==> flow/design.v <==
module fp10 #(
    parameter HALF = 100          
)(
    input  wire clk_in,
    input  wire reset,
    output wire tick
);
    reg [22:0] counter;
    reg clk_out;
    always @(posedge clk_in or posedge reset) begin
        if (reset) begin
            counter <= 0;
            clk_out <= 0;
        end
        else if (counter == HALF - 1) begin
            counter <= 0;
            clk_out <= ~clk_out;
        end
        else begin
            counter <= counter + 1;
        end
    end
    assign tick = (counter == HALF - 1) && ~clk_out;
endmodule
module miao10(clk, reset, tick, cout, qout);
input clk, reset, tick;
output cout;
output reg [7:0] qout;
always@(posedge clk or posedge reset) begin
   if (reset)
      qout <= 0;
   else if (tick) begin
      if(qout == 4)
         qout <= 0;
      else
         qout <= qout + 1;
   end
end
assign cout = (qout == 4) ? 1 : 0;
endmodule
module miao(qout,reset,clk,tick,cin,secin1,cout);
input clk,reset,tick,cin;
input [7:0] secin1;
output reg[7:0] qout;
output cout;
always@(posedge clk or posedge reset)
begin
	if(reset) qout<=0;
	else if(tick && cin)
	begin
   if(qout==59) begin qout<=0;end
	        else qout<=qout+1;end
end
assign cout=((qout==59)&&(secin1==4))?1:0;
endmodule
module fen(qout,am,am_fall,reset,clk,tick,cin,cout,nout,secin,secin1,naozhong);
input clk,reset,tick,am,am_fall,cin,naozhong;
input [7:0] secin;
input [7:0] secin1;
output reg[7:0] qout;
output reg[7:0] nout;
output   cout;
always@(posedge clk or posedge reset)
begin
	if(reset) qout<=0;
	else if(tick&&(~naozhong)&&(~am||cin))
	begin
   if(qout==59) begin qout<=0;end
	        else qout<=qout+1;end
end
always@(posedge clk or posedge reset)
begin
	if(reset) nout<=0;
	else if(am_fall&&naozhong)
	begin
	if(nout==59) begin nout<=0;end
		     else nout<=nout+1;end
end
assign cout=((qout==59)&&(secin==59)&&(secin1==4))?1:0;
endmodule
module shi(qout,ah,ah_fall,reset,clk,tick,cin,naozhong,nout);
input clk,reset,tick,ah,ah_fall,cin,naozhong;
output reg[7:0] qout;
output reg[7:0] nout;
always@(posedge clk or posedge reset)
begin
	if(reset) qout<=0;
	else if(tick&&(~naozhong)&&(~ah||cin))
	begin
   if(qout==23) qout<=0;
	        else qout<=qout+1;end
end
always@(posedge clk or posedge reset)
begin
	if(reset) nout<=0;
	else if(ah_fall&&naozhong)
	begin
	if(nout==23) begin nout<=0;end
		     else nout<=nout+1;end
end
endmodule
module alarm(en,clk,tick,reset,cin,set,shi,daodian,min,miao);
input [7:0] shi;
input [7:0] min;
input [7:0] miao;
input reset,cin,clk,tick,en;
output reg[7:0] set;
output daodian;
always@(posedge clk or posedge reset)
begin
	if(reset) set<=0;
	else if(tick)
	begin
		if(set==23)
		set<=0;
		else if(~cin)
		set<=set+1;
	end
end
assign daodian=(en&&(min==8'b0)&&(miao < 10))?1:0;
endmodule
module naozhong(
    input wire [7:0] shi_nao,
    input wire [7:0] shi_date,
    input wire [7:0] fen_nao,
    input wire [7:0] fen_date,
    input wire switch, clk, reset, tick,
    input wire switch_rise,
    output reg audio
);
    reg en_reg;
    reg alarm_enabled;
    always @(posedge clk or posedge reset)
    begin
        if (reset)
            en_reg <= 0;
        else if (tick)
        begin
            if (switch)
            begin
                en_reg <= 1;
            end
            else
                en_reg <= 0;
        end
    end
    always @(posedge clk or posedge reset)
    begin
        if (reset)
            alarm_enabled <= 1;
        else if (switch_rise)
            alarm_enabled <= !alarm_enabled;
    end
    always @(posedge clk or posedge reset)
    begin
        if (reset)
            audio <= 0;
        else if (tick)
        begin
            if (alarm_enabled && en_reg && (shi_nao == shi_date)&&(fen_nao == fen_date))
                audio <= 1;
            else
                audio <= 0;
        end
    end
endmodule
module audio(
    input wire clk,            
    input wire reset,          
    input wire en,             
    output wire pwm_out        
);
    parameter C4 = 261;
    parameter D4 = 293;
    parameter E4 = 329;
    parameter F4 = 349;
    parameter G4 = 392;
    parameter A4 = 440;
    parameter B4 = 493;
    parameter E_DI = 82;
    parameter FS = 93;
    parameter CLK_FREQ = 50000;
    parameter LONG  = 2000;
    parameter SHORT = 1000;
    reg [31:0] counter;
    reg [31:0] pwm_duty_cycle;   
    reg [31:0] note_freq;
    reg [31:0] note_duration_counter;
    reg [3:0] note_index;   
    function [31:0] note_table;
        input [3:0] idx;
        case (idx)
            4'd0:  note_table = D4;
            4'd1:  note_table = G4;
            4'd2:  note_table = B4;
            4'd3:  note_table = G4;
            4'd4:  note_table = A4;
            4'd5:  note_table = D4;
            4'd6:  note_table = E4;
            4'd7:  note_table = B4;
            4'd8:  note_table = G4;
            4'd9:  note_table = E_DI;
            4'd10: note_table = D4;
            4'd11: note_table = B4;
            4'd12: note_table = G4;
            4'd13: note_table = E_DI;
            4'd14: note_table = B4;
            4'd15: note_table = FS;
            default: note_table = B4;
        endcase
    endfunction
    function [31:0] duration_table;
        input [3:0] idx;
        case (idx)
            4'd5, 4'd6: duration_table = SHORT;
            default:    duration_table = LONG;
        endcase
    endfunction
    always @(posedge clk or posedge reset) begin
        if (reset) begin
            counter <= 0;
            pwm_duty_cycle <= 0;
        end else if (en) begin
            if (counter >= CLK_FREQ / note_freq) begin
                counter <= 0;
                pwm_duty_cycle <= ~pwm_duty_cycle;
            end else begin
                counter <= counter + 1;
            end
        end
    end
    always @(posedge clk or posedge reset) begin
        if (reset) begin
            note_index <= 0;
            note_freq <= note_table(4'd0);
            note_duration_counter <= 0;
        end else if (en) begin
            if (note_duration_counter >= duration_table(note_index)) begin
                note_duration_counter <= 0;
                note_index <= (note_index + 1) % 8;   
                note_freq <= note_table(note_index);
            end else begin
                note_duration_counter <= note_duration_counter + 1;
            end
        end
    end
    assign pwm_out = pwm_duty_cycle;
endmodule
module bcd(
	input	[7:0]	bin_in,
	output	[9:0]	bcd_out
    );
reg [3:0] ones;
reg [3:0] tens;
reg [1:0] hundreds;
integer i;
always @(*) begin
	ones 		= 4'd0;
	tens 		= 4'd0;
	hundreds 	= 2'd0;
	for(i = 7; i >= 0; i = i - 1) begin
		if (ones >= 4'd5) 		ones = ones + 4'd3;
		if (tens >= 4'd5) 		tens = tens + 4'd3;
		if (hundreds >= 4'd5)	hundreds = hundreds + 4'd3;
		hundreds = {hundreds[0],tens[3]};
		tens	 = {tens[2:0],ones[3]};
		ones	 = {ones[2:0],bin_in[i]};
	end
end	
assign bcd_out = {hundreds, tens, ones};
endmodule
module display(qin,sig);
input[3:0] qin;
output reg [0:6]sig;
always@(qin)
begin case(qin)
4'd0:sig=7'b0000001;
4'd1:sig=7'b1001111;
4'd2:sig=7'b0010010;
4'd3:sig=7'b0000110;
4'd4:sig=7'b1001100;
4'd5:sig=7'b0100100;
4'd6:sig=7'b0100000;
4'd7:sig=7'b0001111;
4'd8:sig=7'b0000000;
4'd9:sig=7'b0000100;
default:sig=7'b0000001;
endcase
end 
endmodule 
module mux2to1 (
   input wire [7:0] a,    
	input wire [7:0] b, 	 
   input wire sel,  
   output wire [7:0] y   
);
    assign y = (sel) ? a : b;
endmodule
module shuzizhong(
    input wire clk1,         
    input wire reset,        
    input wire ah1,          
    input wire am1,          
    input wire alarm1,       
    input wire en,           
    input wire naozhong,     
    output wire [0:6] shi,       
    output wire [0:6] ge,        
    output wire [0:6] min_shi,   
    output wire [0:6] min_ge,    
    output wire [0:6] sec_shi,   
    output wire [0:6] sec_ge,    
    output wire daodian,     
    output wire audio        
);
    wire tick;               
    wire [7:0] bb, miao1, fen1, shi1, nao_fen, nao_shi, set1;
    wire cout10, cout_miao, cout_fen, ring;
    wire [7:0] y_shi, y_fen, y_miao;
    wire [9:0] out, fen, miao;
    fp10 a(.clk_in(clk1), .reset(reset), .tick(tick));
    reg ah_s, ah, am_s, am, alarm_s, alarm;
    always @(posedge clk1 or posedge reset) begin
        if (reset) begin
            ah_s <= 1; ah <= 1;
            am_s <= 1; am <= 1;
            alarm_s <= 0; alarm <= 0;
        end else if (tick) begin
            ah_s <= ah1; ah <= ah_s;
            am_s <= am1; am <= am_s;
            alarm_s <= alarm1; alarm <= alarm_s;
        end
    end
    wire ah_fall = tick && ah && ~ah_s;
    wire am_fall = tick && am && ~am_s;
    wire alarm_rise = tick && ~alarm && alarm_s;
    miao10 inst16(.clk(clk1), .reset(reset), .tick(tick), .cout(cout10), .qout(bb));
    miao inst20(.qout(miao1), .reset(reset), .clk(clk1), .tick(tick), .cin(cout10),
                .secin1(bb), .cout(cout_miao));
    fen inst24(.qout(fen1), .am(am), .am_fall(am_fall), .reset(reset), .clk(clk1), .tick(tick),
               .cin(cout_miao), .cout(cout_fen), .nout(nao_fen), .secin(miao1), .secin1(bb),
               .naozhong(naozhong));
    shi inst19(.qout(shi1), .ah(ah), .ah_fall(ah_fall), .reset(reset), .clk(clk1), .tick(tick),
               .cin(cout_fen), .naozhong(naozhong), .nout(nao_shi));
    alarm inst3(.en(en), .clk(clk1), .tick(tick), .reset(reset), .cin(alarm), .set(set1),
                .shi(shi1), .daodian(daodian), .min(fen1), .miao(miao1));
    naozhong inst6(.shi_nao(nao_shi), .shi_date(shi1), .fen_nao(nao_fen), .fen_date(fen1),
                   .switch(alarm), .clk(clk1), .reset(reset), .tick(tick),
                   .switch_rise(alarm_rise), .audio(ring));
    audio inst5(.clk(clk1), .reset(reset), .en(ring), .pwm_out(audio));
    mux2to1 nn(.a(nao_shi), .b(shi1), .sel(naozhong), .y(y_shi));
    mux2to1 mm(.a(nao_fen), .b(fen1), .sel(naozhong), .y(y_fen));
    mux2to1 jj(.a(8'd0), .b(miao1), .sel(naozhong), .y(y_miao));
    bcd inst4(.bin_in(y_shi), .bcd_out(out));
    bcd inst(.bin_in(y_fen), .bcd_out(fen));
    bcd inst9(.bin_in(y_miao), .bcd_out(miao));
    display inst1(.qin(out[7:4]), .sig(shi));
    display inst2(.qin(out[3:0]), .sig(ge));
    display inst10(.qin(fen[7:4]), .sig(min_shi));
    display inst11(.qin(fen[3:0]), .sig(min_ge));
    display inst12(.qin(miao[7:4]), .sig(sec_shi));
    display inst13(.qin(miao[3:0]), .sig(sec_ge));
endmodule
== From RTL to reports: shuzizhong ==
The steps from the RTL of shuzizhong to its reports follow in flow order.
Line numbers count from 1 in the design file above.
Cell names lack the library's common part.
Not given: n/a
Inputs
  top module: shuzizhong
  clock port: clk1
  standard-cell library: sky130hd
  library corner: tt_025C_1v80

== After elaboration ==
Counts by Yosys on the flattened word-level netlist (proc, flatten, opt, wreduce; memories kept). Register bits leave out memories and registers merged into their read ports (data or address); mux counts leave out enables and synchronous resets folded into registers. Print and check cells are left out.
Memory sizes are those after Yosys's memory passes, which may raise the word count (mostly to a power of two), join words into wider ones and drop unused or constant bits.
Cells by class
  $lt $le $gt $ge: 42
  reduce/logical cells: 28
  multiplexer cells: 59
  bitwise logic cells: 8
  equality and inequality tests: 11
  div/mod/pow operators: 1
  $add $sub $neg: 49
Operator list (number)
  16-bit by 32-bit divider with 32-bit output (first input constant): 1
  4-bit by 3-bit greater-or-equal comparator with 1-bit output (second input constant): 33
  32-bit 2-to-1 mux: 3
  4-bit by 2-bit adder with 4-bit output (second input constant): 18
  4-bit 2-to-1 mux: 18
  8-bit 2-to-1 mux: 9
  32-bit by 1-bit adder with 32-bit output (second input constant): 2
  32-bit greater-or-equal comparator: 2
  3-bit 2-to-1 mux: 21
  8-bit by 1-bit adder with 8-bit output (second input constant): 6
  3-bit by 2-bit adder with 3-bit output (second input constant): 15
  32-bit inverter: 1
  8-bit by 6-bit == test with 1-bit output (second input constant): 3
  23-bit by 1-bit adder with 23-bit output (second input constant): 1
  23-bit by 7-bit == test with 1-bit output (second input constant): 1
  23-bit 2-to-1 mux: 1
  1-bit logical AND: 21
  8-bit by 5-bit == test with 1-bit output (second input constant): 2
  8-bit == test: 2
  11-bit 2-to-1 mux: 1
  1-bit by 2-bit adder with 3-bit output (both inputs constant): 3
  1-bit by 2-bit adder with 3-bit output (second input constant): 3
  1-bit by 3-bit greater-or-equal comparator with 1-bit output (both inputs constant): 3
  1-bit by 3-bit greater-or-equal comparator with 1-bit output (second input constant): 3
  8-bit by 3-bit == test with 1-bit output (second input constant): 1
  8-bit by 4-bit < comparator with 1-bit output (second input constant): 1
  8-bit logical NOT: 1
  1-bit inverter: 7
Other operator kinds: 7; their cells: 15.
Storage and ports
  register bits after elaboration: 212
  output and inout bits: 44
  word width x clocked read ports: 9
  ROM bits: 816
  memory cells: 7
Memories
  (name not given): depth 16, width 9, rd ports 1, write ports 0, line 192  | case (idx)
  (name not given): depth 16, width 7, rd ports 1, write ports 0, line 276  | begin case(qin)
  (name not given): depth 16, width 7, rd ports 1, write ports 0, line 276
  (name not given): depth 16, width 7, rd ports 1, write ports 0, line 276
  (name not given): depth 16, width 7, rd ports 1, write ports 0, line 276
  (name not given): depth 16, width 7, rd ports 1, write ports 0, line 276
Further memories, not shown: 1.

== Longest topological paths ==
Depth = most cells in a row (Yosys ltp): at word level without a register or memory, in the mapped netlist without a sequential cell, where the memories' decode and read muxes count.
Depth
  depth in word-level cells: 15
  ABC_AREA: 0
  mapped depth: 93

== Mapped cells and area ==
Yosys stat after the flow's synthesis: flattened, memories mapped to cells. It holds for the ABC_AREA given above (unset counts as 0); a run with the other value may have another netlist.
Synthesis totals
  mapped area: 14930.6 µm²
  mapped cells: 1847
  mapped flip-flops: 156
Cell types
  dfrtp_1: number 148, total area 3.7E+03 µm²
  ha_1: number 144, total area 1.8E+03 µm²
  xnor2_1: number 103, total area 902.115 µm²
  nor2_1: number 194, total area 728.198 µm²
  nand2_1: number 190, total area 713.184 µm²
  a21oi_1: number 119, total area 595.571 µm²
  o21ai_0: number 119, total area 595.571 µm²
  mux2i_1: number 50, total area 500.48 µm²
  xor2_1: number 48, total area 420.403 µm²
  inv_1: number 86, total area 322.81 µm²
  nand3_1: number 62, total area 310.298 µm²
  nand4_1: number 45, total area 281.52 µm²
  a21o_1: number 33, total area 247.738 µm²
  dfstp_2: number 8, total area 210.202 µm²
  mux2_2: number 18, total area 202.694 µm²
  a31oi_1: number 30, total area 187.68 µm²
  nor2b_1: number 30, total area 187.68 µm²
  nand2b_1: number 29, total area 181.424 µm²
Other cell types: 81; their cells: 391.
The figures by module come from a second, unflattened synthesis with its own total; it is not the netlist above.
Unflattened totals
  cell total of the unflattened synthesis: 2049
  area total of the unflattened synthesis: 16998.8 µm²
Rows give one instance, submodules left out.
By module
  audio: area 7775.0 µm², instances 1, cells 991
  bcd: area 988.4 µm², instances 3, cells 143
  fp10: area 1109.8 µm², instances 1, cells 103
  display: area 183.9 µm², instances 6, cells 24
  fen: area 904.6 µm², instances 1, cells 94
  shi: area 793.3 µm², instances 1, cells 79
  alarm: area 506.7 µm², instances 1, cells 47
  miao: area 431.7 µm², instances 1, cells 46
  miao10: area 426.7 µm², instances 1, cells 41
  mux2to1: area 131.4 µm², instances 3, cells 9
  naozhong: area 294.0 µm², instances 1, cells 30
  shuzizhong: area 294.0 µm², instances 1, cells 18

== Path before layout ==
Source: OpenSTA report_checks on the synthesized netlist (no wires, ideal clock, input and output delay 20% of the period each), path of least setup slack; recovery checks are left aside. Register names are those of the netlist, which keeps one name where synthesis merged equal registers.
Timing path post-synthesis
  path kind: input to output
  start point: input naozhong
  end point: output sec_ge[4]
  driving pins on the path: 28
  path buffers: 4
  delay of the path: 6.287 ns
  data arrival time: 11.287 ns
  launch time at the first pin: 5.000 ns
  clock period: 25.0 ns
  slack: 8.713 ns
  data required time: 20.000 ns
  output delay: 5.000 ns
  synthesis period reached: 16.287 ns
"delay of the path" = arrival - input delay + setup time.
A path that ends at an output port has no setup time.
"driving pins on the path": output pins that drive a net of the path, with the launching flip-flop's if there is one; two outputs of one cell count as two.
"synthesis period reached" is the clock period less the worst setup slack; recovery checks do not enter. This is arithmetic on one report: input and output delays are still those of the set period (20% each).
The rows between start and end are the longest chain of elaborated cells between them; the timing report does not say that the signal goes this way. Where chains are equally long, one stands for them.
Each line given opens the expression or statement behind the cell; cells for indexed reads and writes are added by Yosys, which also makes memories of some case tables.
The chain passes a memory read, where the word-level depth is cut; so it can be longer than that depth.
Between the ends, post-synthesis
  cells stage by stage: clkbuf_1 -> clkbuf_1 -> buf_1 -> clkbuf_1 -> nand2b_1 -> inv_1 -> ha_1 -> o21ai_0 -> xnor2_1 -> nand2b_1 -> ha_1 -> nor2b_1 -> o21a_1 -> xnor2_1 -> ha_1 -> nand2b_1 -> a21boi_0 -> xnor2_1 -> ha_1 -> nand2b_1 -> a21boi_0 -> xnor2_1 -> ha_1 -> nand2b_1 -> a21boi_0 -> mux2i_1 -> nand2_1 -> o22ai_1
  length of the longest elaborated chain: 16
  elaborated cells between the ends (all ways): 23
  RTL lines with such cells: 3
  those cells by class: 7 x add/sub; 7 x compare; 8 x mux; 1 x memory
Ends and longest elaborated chain, post-synthesis
  from (decl): line 306  | input wire naozhong,
  8-bit 2-to-1 mux: line 297  | assign y = (sel) ? a : b;
  1-bit by 2-bit adder with 3-bit output: line 262  | if (ones >= 4'd5) ones = ones + 4'd3;
  3-bit 2-to-1 mux: line 262
  4-bit by 3-bit greater-or-equal comparator with 1-bit output: line 262
  4-bit 2-to-1 mux: line 262
  4-bit by 3-bit greater-or-equal comparator with 1-bit output: line 262
  4-bit 2-to-1 mux: line 262
  (+2 left out)
  4-bit by 3-bit greater-or-equal comparator with 1-bit output: line 262
  4-bit 2-to-1 mux: line 262
  4-bit by 3-bit greater-or-equal comparator with 1-bit output: line 262
  4-bit 2-to-1 mux: line 262
  4-bit by 3-bit greater-or-equal comparator with 1-bit output: line 262
  4-bit 2-to-1 mux: line 262
  memory 16 x 7 bit: line 276  | begin case(qin)
  to (decl): line 312  | output wire [0:6] sec_ge,

== Path in the finished layout ==
Path of least setup slack in the final report of flow run 1 (OpenROAD, finished layout, wires in). Where an end is a register, its clock arrival counts in the times.
Timing path after layout
  path kind: register to register
  start point: register inst5.note_freq[0]
  end point: register inst5.counter[8]
  library setup time: 0.06 ns
  slack: -0.84 ns
  data required time: 14.57 ns
  data arrival time: 15.41 ns
  path buffers: 11
  clock period: 14.2 ns
  driving pins on the path: 85
  launch time at the first pin: 0.44 ns
The rows between start and end are the longest chain of elaborated cells between them; the timing report does not say that the signal goes this way. Where chains are equally long, one stands for them.
At most two assigning lines are given for a register; there are more.
Between the ends, after layout
  cells stage by stage: dfstp_2 -> clkbuf_2 -> buf_4 -> nand2_2 -> ha_4 -> o21ai_4 -> a211o_4 -> nand3_4 -> mux2_4 -> ha_4 -> a21o_1 -> nand3_1 -> nand4_1 -> o22ai_4 -> a21o_4 -> nand2_4 -> buf_6 -> nor2_4 -> (+49 left out) -> and4_4 -> a21oi_2 -> nand2_1 -> o311a_1 -> mux2i_1 -> nand4_1 -> ha_1 -> nand2b_4 -> a21o_1 -> a21o_1 -> a21oi_2 -> nor2b_1 -> o2111ai_2 -> nand2_2 -> buf_4 -> and2_4 -> buf_4 -> nor2_1
  length of the longest elaborated chain: 3
  elaborated cells between the ends (all ways): 3
  RTL lines with such cells: 1
  those cells by class: 1 x div; 1 x compare; 1 x mux
Ends and longest elaborated chain, after layout
  from (decl): line 187  | reg [31:0] note_freq;
  16-bit by 32-bit divider with 32-bit output: line 224  | if (counter >= CLK_FREQ / note_freq) begin
  32-bit greater-or-equal comparator: line 224
  32-bit 2-to-1 mux: line 224
  to (assign): line 225  | counter <= 0;
  to (assign): line 228  | counter <= counter + 1;
  to (decl): line 185  | reg [31:0] counter;

Add stored flow runs of shuzizhong

Record of 2 stored runs of the RTL-to-layout flow on shuzizhong, platform sky130hd. The runs are unordered. Constraints: input delay and output delay 20% of the set period each, output load 0.01 pF.
"worst setup path time" means the part of the period allowed to the worst setup path (the constraints hold back 20% at inputs and 20% at outputs) less its slack; where the path has registers, the arrival times of their clocks count too.
"power" rests on the timing tool's default activity at the inputs, not on a simulated workload.

Flow run 1
==> flow/run.sh <==
#!/bin/bash
# the make line also repeats the synthesis and layout settings of config.mk as NAME=value (left out here)
make -C /OpenROAD-flow-scripts/flow DESIGN_CONFIG=/design/flow/config.mk WORK_HOME=/design/flow/orfs CLKGATE_MAP_FILE= finish
==> flow/config.mk <==
export PLATFORM = sky130hd
export DESIGN_NAME = shuzizhong
export DESIGN_NICKNAME = shuzizhong
export VERILOG_FILES = /design/flow/design.v
export SDC_FILE = /design/flow/constraint.sdc
export NUM_CORES = 4
export LEC_CHECK = 0
export CAP_MARGIN = 10
export CELL_PAD_IN_SITES_DETAIL_PLACEMENT = 2
export CORE_MARGIN = 3
export CORE_UTILIZATION = 18
export CTS_CLUSTER_DIAMETER = 92
export GPL_ROUTABILITY_DRIVEN = 0
export GPL_TIMING_DRIVEN = 0
export MAX_ROUTING_LAYER = met5
export MIN_ROUTING_LAYER = met2
export PLACE_DENSITY_LB_ADDON = 0.1
export SLEW_MARGIN = 20
==> flow/constraint.sdc <==
create_clock -name core_clock -period 14.2 [get_ports {clk1}]
set_input_delay 2.8400 -clock core_clock [delete_from_list [all_inputs] [get_ports {clk1}]]
set_output_delay 2.8400 -clock core_clock [all_outputs]
set_load 0.01 [all_outputs]

==> results of flow run 1 <==
chip area after synthesis (Yosys): 14930.6 µm²
die area: 86438.9 µm²
standard-cell area of the final layout: 19805.2 µm²
utilization: 24.4 %
worst setup slack after layout: -0.838 ns
total negative slack: -24.844 ns
power: 0.0009627 W
worst setup path time: 15.04 ns
worst setup path kind: register to register

Flow run 2
==> flow/run.sh <==
#!/bin/bash
# the make line also repeats the synthesis and layout settings of config.mk as NAME=value (left out here)
make -C /OpenROAD-flow-scripts/flow DESIGN_CONFIG=/design/flow/config.mk WORK_HOME=/design/flow/orfs CLKGATE_MAP_FILE= finish
==> flow/config.mk <==
export PLATFORM = sky130hd
export DESIGN_NAME = shuzizhong
export DESIGN_NICKNAME = shuzizhong
export VERILOG_FILES = /design/flow/design.v
export SDC_FILE = /design/flow/constraint.sdc
export NUM_CORES = 4
export LEC_CHECK = 0
export CAP_MARGIN = 20
export CORE_MARGIN = 2
export CORE_UTILIZATION = 40
export SLEW_MARGIN = 20
==> flow/constraint.sdc <==
create_clock -name core_clock -period 19.3 [get_ports {clk1}]
set_input_delay 3.8600 -clock core_clock [delete_from_list [all_inputs] [get_ports {clk1}]]
set_output_delay 3.8600 -clock core_clock [all_outputs]
set_load 0.01 [all_outputs]

==> results of flow run 2 <==
chip area after synthesis (Yosys): 14930.6 µm²
die area: 38887.8 µm²
standard-cell area of the final layout: 16488.3 µm²
utilization: 44.9 %
worst setup slack after layout: 1.391 ns
total negative slack: 0.000 ns
power: 0.0006868 W
worst setup path time: 17.91 ns
worst setup path kind: register to register
